==> flow/design.v <==
module converter_ascii_number (
	input [7:0] ascii_in,
	output[7:0] number_out);
	assign number_out = ascii_in;
endmodule
module operator_converter (
	input [7:0] in,
	output [7:0] out
);
localparam ADD = 0,
			SUB = 1,
			MULT = 2,
			DIV = 3;
assign out = (in == 8'd20) ? ADD : (in == 8'd21) ? SUB : (in == 8'd22) ? MULT : DIV;
endmodule
module convert_to_number
(
	input [7:0] num0,
	input [7:0] num1,
	input [7:0] num2,
	input [1:0] mode,
	output reg [7:0] out
);
always @(*) begin
	if (mode == 2'd0) begin
		out = num0;
	end
	else if (mode == 2'd1) begin
		out = num0*10 + num1;
	end
	else begin
		out = num0*100 + num1*10 + num2;
	end
end
endmodule
module divider (
	input clk,
	output rfd,
	input [7:0] dividend,
	input [7:0] divisor,
	output [7:0] quotient,
	output [7:0] fractional
);
	assign rfd = 1'b1;
	assign quotient = (divisor == 8'd0) ? 8'hFF : dividend / divisor;
	assign fractional = (divisor == 8'd0) ? dividend : dividend % divisor;
endmodule
module stack #(parameter size = 100)(
	input rst,
	input clk,
	input [7:0] data_in,
	input push_en,
	input pop_en,
	output [7:0] data_out,
	output is_empty	
);
	reg [7: 0] mem[size-1:0];
	reg[7:0] sp;
	always @(posedge clk) begin : proc_push
		if (rst)
			sp <= 0;
		else begin
			if (push_en) begin
				mem[sp] <= data_in;
				sp <= sp + 1;
			end
			if (pop_en) begin
					sp <= sp - 1'd1;
			end
		end
	end
	assign is_empty = (sp == 0);
	assign data_out = is_empty ? 8'd0 : mem[sp-1];
endmodule
module datapath (
	input clk,
	input rst,
	input num0_en,
	input num1_en,
	input num2_en,
	input index_cnt,
	input sel,
	input [1:0] mode,
	input operand_push,
	input operand_pop,
	input operator_push,
	input operator_pop,
	input num_clr,
	input result_en,
	input op1_en,
	input op2_en,
	input operator_en,
	output is_operand,
	output is_operator,
	output is_lt,
	output is_empty,
	output is_hash,
	output [7:0] data_out,
	output [7:0] rm,
	output rfd,
	output is_div,
	output op_is_empty,
	input [7:0] rom_data_in,
	output [6:0] rom_addr
);
localparam ADD = 0,
			SUB = 1,
			MULT = 2,
			DIV = 3;
wire [7:0] rom_data;
wire [7:0] converted_operator;
wire [7:0] converted_asci;
wire [7:0] convereted_decimal;
wire [7:0] top_operator;
wire [7:0] top_operand;
wire [7:0] operand_data_in;
wire [7:0] operator_data_in;
wire [7:0] divider_out, fractional;
wire operand_empty;
reg [7:0] num0, num1, num2;
reg [6:0] rom_index;
reg [7:0] result;
reg [7:0] op1, op2;
reg [7:0] operator;
assign rm = op2;
assign op_is_empty = is_empty;
assign rom_data = rom_data_in;
assign rom_addr = rom_index;
converter_ascii_number ascii_converter(rom_data, converted_asci);
convert_to_number decimal_converter(num0, num1, num2, mode, convereted_decimal);
operator_converter operator_converter(rom_data, converted_operator);
stack operands(.rst(rst), .clk(clk), .data_in(operand_data_in), .push_en(operand_push), .pop_en(operand_pop), .data_out(top_operand), .is_empty(operand_empty));
stack operators(.rst(rst), .clk(clk), .data_in(converted_operator), .push_en(operator_push), .pop_en(operator_pop), .data_out(top_operator), .is_empty(is_empty));
divider divider (
	.clk(clk),  
	.rfd(rfd),  
	.dividend(op1),  
	.divisor(op2),  
	.quotient(divider_out),  
	.fractional(fractional)
);  
assign is_div = top_operator == DIV;
assign data_out = top_operand;
assign operand_data_in = sel ? result : convereted_decimal;
assign is_operand = (rom_data >= 0 && rom_data < 10) ? 1 : 0;
assign is_operator = (rom_data >= 20 && rom_data <= 30) ? 1 : 0;
assign is_hash = rom_data == 8'd10;
assign is_lt = is_empty? 0: (converted_operator==ADD && (top_operator==SUB || top_operator==MULT || top_operator==DIV))
 		|| (converted_operator==SUB && (top_operator==MULT || top_operator==DIV)) 
		|| (converted_operator==DIV && (top_operator==MULT || top_operator==DIV));
always @(posedge clk) begin
	if (rst || num_clr) begin
		num0 <= 0;
		num1 <= 0;
		num2 <= 0;
	end
	else if (num0_en)
		num0 <= rom_data;
	else if (num1_en)
		num1 <= rom_data;
	else if (num2_en)
		num2 <= rom_data;
end
always @(posedge clk) begin
	if (rst) begin
		op1 <= 0;
		op2 <= 0;
	end
	else if (op1_en)
		op1 <= top_operand;
	else if (op2_en)
		op2 <= top_operand; 
end
always @(posedge clk) begin
	if (rst)
		operator <= 0;
	else if (operator_en)
		operator <= top_operator;
end
always @(posedge clk) begin
	if (rst)
		rom_index <= 0;
	else if (index_cnt)
		rom_index <= rom_index + 1;
end
always @(*) begin
	result = 0;
	begin
		if (operator == ADD) result = op1 + op2;
		else if (operator == SUB) result = op1 - op2;
		else if (operator == MULT) result = op1 * op2;
		else if (operator == DIV) result = divider_out;
	end
end
endmodule
module controller(
	input clk,
	input rst,
	input start,
	input is_operand,
	input is_operator,
	input is_lt,
	input is_empty,
	input is_hash,
	input is_div,
	input op_is_empty,
	output reg num0_en,
	output reg num1_en,
	output reg num2_en,
	output reg index_cnt,
	output reg sel,
	output reg operand_push,
	output reg operator_push,
	output reg operand_pop,
	output reg operator_pop,
	output reg num_clr,
	output reg result_en,
	output reg op1_en,
	output reg op2_en,
	output reg operator_en,
	output [1:0] mode,
	output reg done,
	output reg [4:0] ps
);
reg [4:0] ns, div_count;
reg [1:0] count;
assign mode = count-1;
always @(*) begin
	ns = 5'd0;
	case (ps)
		5'd0: if(start) ns = 1;
			else ns = 0;
		5'd1: if(is_operand) ns = 2;
			  else if(is_hash) ns = 9;
		5'd3: if(is_operator && is_lt==0) ns = 8;
				else if(is_operator && is_lt) ns = 17;
				else if (is_operand) ns=2;
			  else if(is_hash) ns = 9;
		5'd8: ns = 1;
		5'd10: if(op_is_empty) ns = 16;
				else ns = 11;
		5'd14: if(is_div &&  div_count<15 ) ns = 5'd14;
				else ns = 5'd15;
		5'd15: if(op_is_empty) ns = 16;
				else ns = 10;
		5'd16: ns = 16;
		5'd22: if(div_count<15 && is_div) ns = 5'd22;
				else ns = 5'd23;
		5'd24: ns = 1;
		default: ns = ps + 1;
	endcase
end
always @(posedge clk) begin
	if (rst) begin
		ps <= 5'd0;
		div_count <= 0;
	end
	else begin
		ps <= ns;
		if (ps==10)
			div_count <= 0;
		if (is_div && ps>10)
			div_count <= div_count + 1;
		if (ps==2)
			count <= count + 1;
		if (ps==1) begin
			count <= 0;
		end
	end
end
always @(*) begin
	num0_en = 0;
	num1_en = 0;
	num2_en = 0;
	index_cnt = 0;
	sel = 0;
	operand_push = 0;
	operator_push = 0;
	operand_pop = 0;
	operator_pop = 0;
	num_clr = 0;
	result_en = 0;
	op1_en = 0;
	op2_en = 0;
	operator_en = 0;
	done = 0;
	case (ps)
		5'd1:begin
			num_clr = 1;
		end
		5'd2: begin
			if (count==0)
				num0_en = 1;
			else if(count==1)
				num1_en = 1;
			else if (count==2)
				num2_en = 1;
			index_cnt = 1;
		end
		5'd8: begin
			operand_push = 1;
			operator_push = 1;
			index_cnt = 1;
		end
		5'd9: begin
			operand_push = 1;
		end
		5'd10: begin
			op2_en = 1;
			operator_en = 1;
		end
		5'd11: begin
			operand_pop = 1;
		end
		5'd12: begin
			op1_en = 1;
		end
		5'd13: begin
			operand_pop = 1;
		end
		5'd15: begin
			result_en = 1;
			operator_pop = 1;
			sel = 1;
			operand_push = 1;
		end
		5'd16: begin
			done = 1;
		end
		5'd17: begin
			operand_push = 1;
		end
		5'd18: begin
			op2_en = 1;
			operator_en = 1;
		end
		5'd19: begin
			operand_pop = 1;
		end
		5'd20: begin
			op1_en = 1;
		end
		5'd21: begin
			operand_pop = 1;
		end
		5'd23: begin
			operator_pop = 1;
			result_en = 1;
		end
		5'd24: begin
			sel = 1;
			operand_push = 1;
			operator_push = 1;
			index_cnt = 1;
		end
		default:
			sel = 0;
	endcase
end
endmodule
module calculator
(	
	input clk, 
	input rst,
	input start,
	input [7:0] rom_data,
	output [6:0] rom_addr,
	output done,
	output [7:0] result
);
wire is_operand, is_operator, is_lt, is_empty, is_hash,
	num0_en, num1_en, num2_en, index_cnt, sel, operand_push, operator_push,
	operand_pop, operator_pop, num_clr, result_en, op1_en, op2_en, operator_en, rfd, is_div, op_is_empty;
wire [1:0] mode;
wire [7:0] data_out, inx;
wire [4:0] ps;
controller ctrl(clk, rst, start, is_operand, is_operator, is_lt, is_empty, is_hash, is_div, op_is_empty,
				num0_en, num1_en, num2_en, index_cnt, sel, operand_push, operator_push,
				operand_pop, operator_pop, num_clr, result_en, op1_en, op2_en,
				operator_en, mode, done, ps);
datapath dp(clk, rst, num0_en, num1_en, num2_en, index_cnt, sel, mode, operand_push,
			operand_pop, operator_push, operator_pop, num_clr, result_en, op1_en,
			op2_en, operator_en, is_operand, is_operator, is_lt, is_empty, is_hash, data_out, inx, rfd, is_div, op_is_empty,
			rom_data, rom_addr);
assign result = data_out;
endmodule
Ticket comment

From RTL to reports: calculator

Module calculator before and after one edit of its RTL, step after step.
Lines under "original" count in the file above, lines under "edited" in the edited file.
"difference": "edited" minus "original" as printed here. "relative change": 100 x difference / "original".
Operators carry their Yosys type and port widths (W data, S select, Z words).
Library cell names are shortened.
The mark -- stands for no value.

Top: calculator
Clock: clk
Cell library: sky130hd
Timing corner: tt_025C_1v80

Diff

Unified diff, file above to edited file.
A script made this edit. It changes what the design does and was not meant as an optimisation.

```diff
@@ -364,9 +364,11 @@
 	input rst,
 	input start,
-	input [7:0] rom_data,
+	input [7:0] rom_data_i,
 	output [6:0] rom_addr,
 	output done,
 	output [7:0] result
 );
+reg [7:0] rom_data;
+always @(posedge clk) rom_data <= rom_data_i;
 wire is_operand, is_operator, is_lt, is_empty, is_hash,
 	num0_en, num1_en, num2_en, index_cnt, sel, operand_push, operator_push,
```

Word level

Source: Yosys, flattened and elaborated, memories not mapped. Widths are those after wreduce. Registers that Yosys merges into a memory's read port (data or address) are not register bits. Print and check cells do not count.
Memory sizes are those after Yosys's memory passes, which may raise the word count (mostly to a power of two), join words into wider ones and drop unused or constant bits.

Cells by class:

| what                          | original | edited | difference | relative change (%) |
| reduce/logical cells          | 39       | 39     | 0          | 0.00 |
| divide/modulo/power cells     | 1        | 1      | 0          | 0.00 |
| bitwise gates (word level)    | 5        | 5      | 0          | 0.00 |
| shifts and indexed selects    | 0        | 0      | 0          | -- |
| mux-type cells                | 64       | 64     | 0          | 0.00 |
| equality and inequality tests | 35       | 35     | 0          | 0.00 |
| $add $sub $neg                | 16       | 16     | 0          | 0.00 |
| $mul                          | 4        | 4      | 0          | 0.00 |
| order comparisons             | 6        | 6      | 0          | 0.00 |

Operator kinds equal on both sides are left out: 49.

Word-level totals:

| what                            | original | edited | difference | relative change (%) |
| bits of input ports             | 11       | 11     | 0          | 0.00 |
| word width x clocked read ports | 0        | 0      | 0          | -- |
| register bits                   | 83       | 91     | +8         | +9.64 |
| bits in latches                 | 0        | 0      | 0          | -- |
| memory bits (writable)          | 1,600    | 1,600  | 0          | 0.00 |
| memory cells                    | 2        | 2      | 0          | 0.00 |
| cells after elaboration         | 184      | 185    | +1         | +0.54 |
| memory bits (read-only)         | 0        | 0      | 0          | -- |
| output and inout port bits      | 16       | 16     | 0          | 0.00 |

Memories:

| what                                    | original                                                  | edited |
| words x width with read and write ports | dp.operands.mem 100x8 r1 w1; dp.operators.mem 100x8 r1 w1 | dp.operands.mem 100x8 r1 w1; dp.operators.mem 100x8 r1 w1 |

Depth

Longest topological path by Yosys (ltp), each cell counted once; first at word level (registers and memories cut), then after technology mapping (sequential cells cut; the memories' decode and read muxes count).

Logic depth:

| what                         | original | edited | difference | relative change (%) |
| depth in word-level cells    | 13       | 13     | 0          | 0.00 |
| ABC_AREA                     | 0        | 0      | --         | -- |
| depth in mapped cells        | 57       | 58     | +1         | +1.75 |
| depth with buffers taken out | 56       | 57     | +1         | +1.79 |

Synthesis result

Source: synth_stat.txt of the flow (Yosys; design flattened, memories mapped). It holds for the ABC_AREA given above (unset counts as 0); a run with the other value may have another netlist.

Cells by type:

| cell     | original | edited | difference | relative change (%) |
| mux2i_1  | 47       | 62     | +15        | +31.91 |
| o21ai_0  | 48       | 36     | -12        | -25.00 |
| mux4_1   | 10       | 0      | -10        | -100.00 |
| clkbuf_1 | 90       | 81     | -9         | -10.00 |
| nand2_1  | 79       | 87     | +8         | +10.13 |
| dfxtp_1  | 75       | 83     | +8         | +10.67 |
| nand2b_1 | 23       | 15     | -8         | -34.78 |
| o21a_1   | 20       | 27     | +7         | +35.00 |
| mux4_2   | 302      | 308    | +6         | +1.99 |
| a21oi_1  | 71       | 65     | -6         | -8.45 |
| buf_4    | 3        | 9      | +6         | +200.00 |
| o21ai_1  | 2        | 8      | +6         | +300.00 |
| nor2_1   | 284      | 289    | +5         | +1.76 |
| nor3_1   | 86       | 81     | -5         | -5.81 |
| xor2_1   | 27       | 22     | -5         | -18.52 |
| nor4_1   | 8        | 3      | -5         | -62.50 |
| a22o_1   | 5        | 0      | -5         | -100.00 |
| buf_6    | 5        | 1      | -4         | -80.00 |

Cell types equal on both sides are left out: 17.
The list need not be complete.

Mapped netlist:

| what                                | original | edited   | difference | relative change (%) |
| buffers                             | 140      | 133      | -7         | -5.00 |
| chip area (Yosys) (sq um)           | 47,456.8 | 47,518.1 | +61.3      | +0.13 |
| flip-flops                          | 1,077    | 1,085    | +8         | +0.74 |
| sequential part of the area (sq um) | 31,590.3 | 31,750.5 | +160.2     | +0.51 |
| cells in the netlist                | 2,760    | 2,762    | +2         | +0.07 |

By module: a second synthesis without flattening, with its own total; a netlist apart from the flattened one above.

Second synthesis, totals:

| what                                            | original | edited   | difference | relative change (%) |
| cell total of the unflattened synthesis         | 4,039    | 4,047    | +8         | +0.20 |
| area total of the unflattened synthesis (sq um) | 71,883.9 | 72,044.1 | +160.2     | +0.22 |

Each row is one instance without its submodules.

By module, original:

| module             | times used | cells | area (sq um) | sequential area (sq um) |
| stack              | 2          | 1,498 | 31,799.2     | 24,183.2 |
| datapath           | 1          | 470   | 3,839.9      | 1,101.1 |
| divider            | 1          | 293   | 2,100.8      | 0.0 |
| convert_to_number  | 1          | 135   | 1,168.6      | 0.0 |
| controller         | 1          | 133   | 1,097.3      | 260.2 |
| operator_converter | 1          | 12    | 78.8         | 0.0 |
| calculator         | 1          | 0     | 0.0          | 0.0 |

By module, edited:

| module             | times used | cells | area (sq um) | sequential area (sq um) |
| stack              | 2          | 1,498 | 31,799.2     | 24,183.2 |
| datapath           | 1          | 470   | 3,839.9      | 1,101.1 |
| divider            | 1          | 293   | 2,100.8      | 0.0 |
| convert_to_number  | 1          | 135   | 1,168.6      | 0.0 |
| controller         | 1          | 133   | 1,097.3      | 260.2 |
| calculator         | 1          | 8     | 160.2        | 160.2 |
| operator_converter | 1          | 12    | 78.8         | 0.0 |

Worst setup path after synthesis

OpenSTA on the mapped netlist: ideal clock, no wires. The path of least setup slack (recovery checks aside). Input and output delay are each 20% of the period. Register names are those of the netlist, which keeps one name where synthesis merged equal registers.

Path post-synthesis:

| what                          | original                     | edited                       | difference | relative change (%) |
| path kind                     | flip-flop to flip-flop       | flip-flop to flip-flop       | --         | -- |
| start point                   | register dp.op2[7]           | register dp.op2[7]           | --         | -- |
| end point                     | memory dp.operands.mem[0][0] | memory dp.operands.mem[0][0] | --         | -- |
| clock period (ps)             | 12,000                       | 12,000                       | 0          | 0.00 |
| path delay (ps)               | 15,331                       | 15,664                       | +333       | +2.17 |
| time at the first pin (ps)    | 0                            | 0                            | 0          | -- |
| data required time (ps)       | 10,995                       | 10,996                       | +1         | +0.01 |
| data arrival time (ps)        | 14,326                       | 14,660                       | +334       | +2.33 |
| stages                        | 47                           | 48                           | +1         | +2.13 |
| path slack (ps)               | -3,330                       | -3,664                       | -334       | -- |
| buffers on the path           | 1                            | 1                            | 0          | 0.00 |
| setup time (ps)               | 1,005                        | 1,004                        | -1         | -- |
| synthesis period reached (ps) | 15,330                       | 15,664                       | +334       | +2.18 |

"path delay" is the arrival time less input delay plus setup time.
"stages" counts driving pins, that of a launching flip-flop among them; a cell with two outputs on the path counts twice.
"synthesis period reached" = period - worst setup slack (recovery checks aside). The figure is calculated, with input and output delays left at 20% of the set period.

On the way, post-synthesis, original:
Path through: dfxtp_1 > nor4_1 > nand2_1 > nor2_1 > a21oi_1 > ha_1 > or3_1 > nand3_1 > o221ai_1 > ha_1 > o21a_1 > o211ai_1 > mux2_2 > ha_1 > o21a_1 > o21a_1 > o21ai_1 > mux2_2 > [11 not listed] > o211ai_1 > clkbuf_1 > mux2_2 > ha_1 > o21a_1 > o21ai_0 > a21boi_0 > o211ai_1 > nand2_1 > mux2_2 > ha_1 > a21o_1 > a21o_1 > a21o_1 > a21o_1 > a21o_1 > a211oi_1 > o31ai_1

RTL lines, path post-synthesis, original:

| what          | line | RTL |
| from (decl)   | 123  | `reg [7:0] op1, op2;` |
| from (assign) | 167  | `op2 <= 0;` |
| from (assign) | 172  | `op2 <= top_operand;` |
| to (decl)     | 57   | `reg [7: 0] mem[size-1:0];` |

original: Chain of elaborated cells between the ends: none given.

On the way, post-synthesis, edited:
Path through: dfxtp_1 > nor4_2 > nand2_1 > nor2_1 > a21oi_1 > ha_1 > o21a_1 > o311a_1 > o32ai_1 > ha_1 > o21a_1 > o211ai_1 > mux2_2 > ha_1 > o21a_1 > o21a_1 > o21ai_1 > mux2_2 > [12 not listed] > clkbuf_1 > mux2_2 > ha_1 > o21a_1 > o21a_1 > o21a_1 > o21a_1 > o21ai_0 > a21oi_1 > mux2_2 > ha_1 > a21o_1 > a21o_1 > a21o_1 > a21o_1 > a21o_1 > a211oi_1 > o31ai_1

RTL lines, path post-synthesis, edited:

| what          | line | RTL |
| from (decl)   | 123  | `reg [7:0] op1, op2;` |
| from (assign) | 167  | `op2 <= 0;` |
| from (assign) | 172  | `op2 <= top_operand;` |
| to (decl)     | 57   | `reg [7: 0] mem[size-1:0];` |

edited: Chain of elaborated cells between the ends: none given.

Path in the finished layout

Path of least setup slack in the final report of each run of pair 1 (OpenROAD, finished layout, wires in). Where an end is a register, its clock arrival counts in the times.
The path's times are printed in steps of 10 ps; the period is the one set.

Path post-layout:

| what                       | original                      | edited                        | difference | relative change (%) |
| path kind                  | flip-flop to flip-flop        | flip-flop to flip-flop        | --         | -- |
| start point                | register dp.op2[5]            | register dp.op2[4]            | --         | -- |
| end point                  | memory dp.operands.mem[48][0] | memory dp.operands.mem[75][0] | --         | -- |
| clock period (ps)          | 11,700                        | 11,700                        | 0          | 0.00 |
| setup time (ps)            | 240                           | 250                           | +10        | -- |
| stages                     | 61                            | 62                            | +1         | +1.64 |
| path slack (ps)            | 150                           | 60                            | -90        | -- |
| data arrival time (ps)     | 11,970                        | 12,070                        | +100       | +0.84 |
| buffers on the path        | 5                             | 5                             | 0          | 0.00 |
| data required time (ps)    | 12,120                        | 12,130                        | +10        | +0.08 |
| time at the first pin (ps) | 650                           | 680                           | +30        | +4.62 |

On the way, post-layout, original:
Path through: dfxtp_4 > nor4_4 > nand2_2 > nor2_4 > a21oi_2 > ha_1 > buf_4 > o21a_1 > a21oi_2 > ha_1 > o21a_1 > o21a_1 > o211ai_1 > nand2_1 > o21ai_4 > ha_4 > o21a_1 > o21a_1 > [25 not listed] > o21ai_2 > a21boi_2 > o211ai_1 > nand2_2 > nor2_2 > a21oi_2 > ha_1 > a21o_1 > a21o_1 > a21o_1 > a21o_1 > a21o_1 > a21o_1 > a211oi_4 > o31ai_4 > buf_12 > buf_12 > clkbuf_16

RTL lines, path post-layout, original:

| what          | line | RTL |
| from (decl)   | 123  | `reg [7:0] op1, op2;` |
| from (assign) | 167  | `op2 <= 0;` |
| from (assign) | 172  | `op2 <= top_operand;` |
| to (decl)     | 57   | `reg [7: 0] mem[size-1:0];` |

original: Chain of elaborated cells between the ends: none given.
Nets of the timed path that keep an RTL name, with a line that drives or declares them; the list need not be complete.

Named nets, post-layout, original:

| signal                | line | RTL |
| dp.operand_data_in[0] | 144  | `assign operand_data_in = sel ? result : convereted_decimal;` |

On the way, post-layout, edited:
Path through: dfxtp_4 > nor4_4 > buf_4 > nand2_4 > nor2_4 > a21oi_2 > ha_1 > o21a_1 > o211ai_1 > o32ai_2 > ha_1 > o21a_1 > o211ai_1 > buf_4 > nand2_2 > o21ai_2 > ha_1 > o21a_1 > [26 not listed] > o21a_1 > o21a_1 > o21a_1 > o21ai_2 > a21oi_4 > nor2_2 > a21oi_2 > ha_1 > a21o_1 > a21o_1 > a21o_1 > a21o_1 > a21o_1 > a21o_1 > a211oi_4 > o31ai_4 > buf_12 > clkbuf_16

RTL lines, path post-layout, edited:

| what          | line | RTL |
| from (decl)   | 123  | `reg [7:0] op1, op2;` |
| from (assign) | 167  | `op2 <= 0;` |
| from (assign) | 172  | `op2 <= top_operand;` |
| to (decl)     | 57   | `reg [7: 0] mem[size-1:0];` |

edited: Chain of elaborated cells between the ends: none given.

Named nets, post-layout, edited:

| signal                | line | RTL |
| dp.operand_data_in[0] | 144  | `assign operand_data_in = sel ? result : convereted_decimal;` |

Measured runs

Both versions went through the flow (Yosys, OpenROAD) with the same settings in each pair. Constraints: input delay and output delay 20% of the set period each, output load 0.01 pF.

Settings, pair 1:
CORE_UTILIZATION: 40
period_ns: 11.7
CAP_MARGIN: 20
CORE_MARGIN: 2
SLEW_MARGIN: 20

Measured results, pair 1:

| what                                    | original  | edited    | difference | relative change (%) |
| area of the die (sq um)                 | 121,414.0 | 121,567.0 | +153.0     | +0.13 |
| utilization of the finished layout (%)  | 45.8      | 46.1      | +0.3       | -- |
| overall power (mW)                      | 10.598    | 10.857    | +0.259     | +2.44 |
| lowest setup slack (ps)                 | 154       | 61        | -93        | -- |
| area of the synthesized netlist (sq um) | 47,456.8  | 47,518.1  | +61.3      | +0.13 |
| worst hold slack (ps)                   | 505       | 500       | -5         | -- |
| clock period achieved (ps)              | 11,546    | 11,639    | +93        | +0.81 |

Settings, pair 2:
ABC_AREA: 1
CELL_PAD_IN_SITES_DETAIL_PLACEMENT: 0
CORE_UTILIZATION: 61
CTS_CLUSTER_SIZE: 27
GPL_ROUTABILITY_DRIVEN: 0
GPL_TIMING_DRIVEN: 0
HOLD_SLACK_MARGIN: 0.29
MAX_ROUTING_LAYER: met4
PLACE_DENSITY_LB_ADDON: 0.09
SETUP_SLACK_MARGIN: 2.02
SLEW_MARGIN: 25
period_ns: 11.5
CAP_MARGIN: 20
CORE_MARGIN: 2

Measured results, pair 2:

| what                                    | original | edited   | difference | relative change (%) |
| area of the die (sq um)                 | 83,425.7 | 83,746.6 | +320.9     | +0.38 |
| utilization of the finished layout (%)  | 70.4     | 70.6     | +0.2       | -- |
| lowest setup slack (ps)                 | 2,055    | 2,034    | -21        | -- |
| area of the synthesized netlist (sq um) | 49,490.0 | 49,683.9 | +193.9     | +0.39 |
| worst hold slack (ps)                   | 474      | 454      | -20        | -- |
| clock period achieved (ps)              | 9,445    | 9,466    | +21        | +0.22 |

"clock period achieved" = clock period - worst setup slack. The figure is calculated, with input and output delays left at 20% of the set period.
"overall power": no workload was simulated; the value follows from the tool's default switching activity.
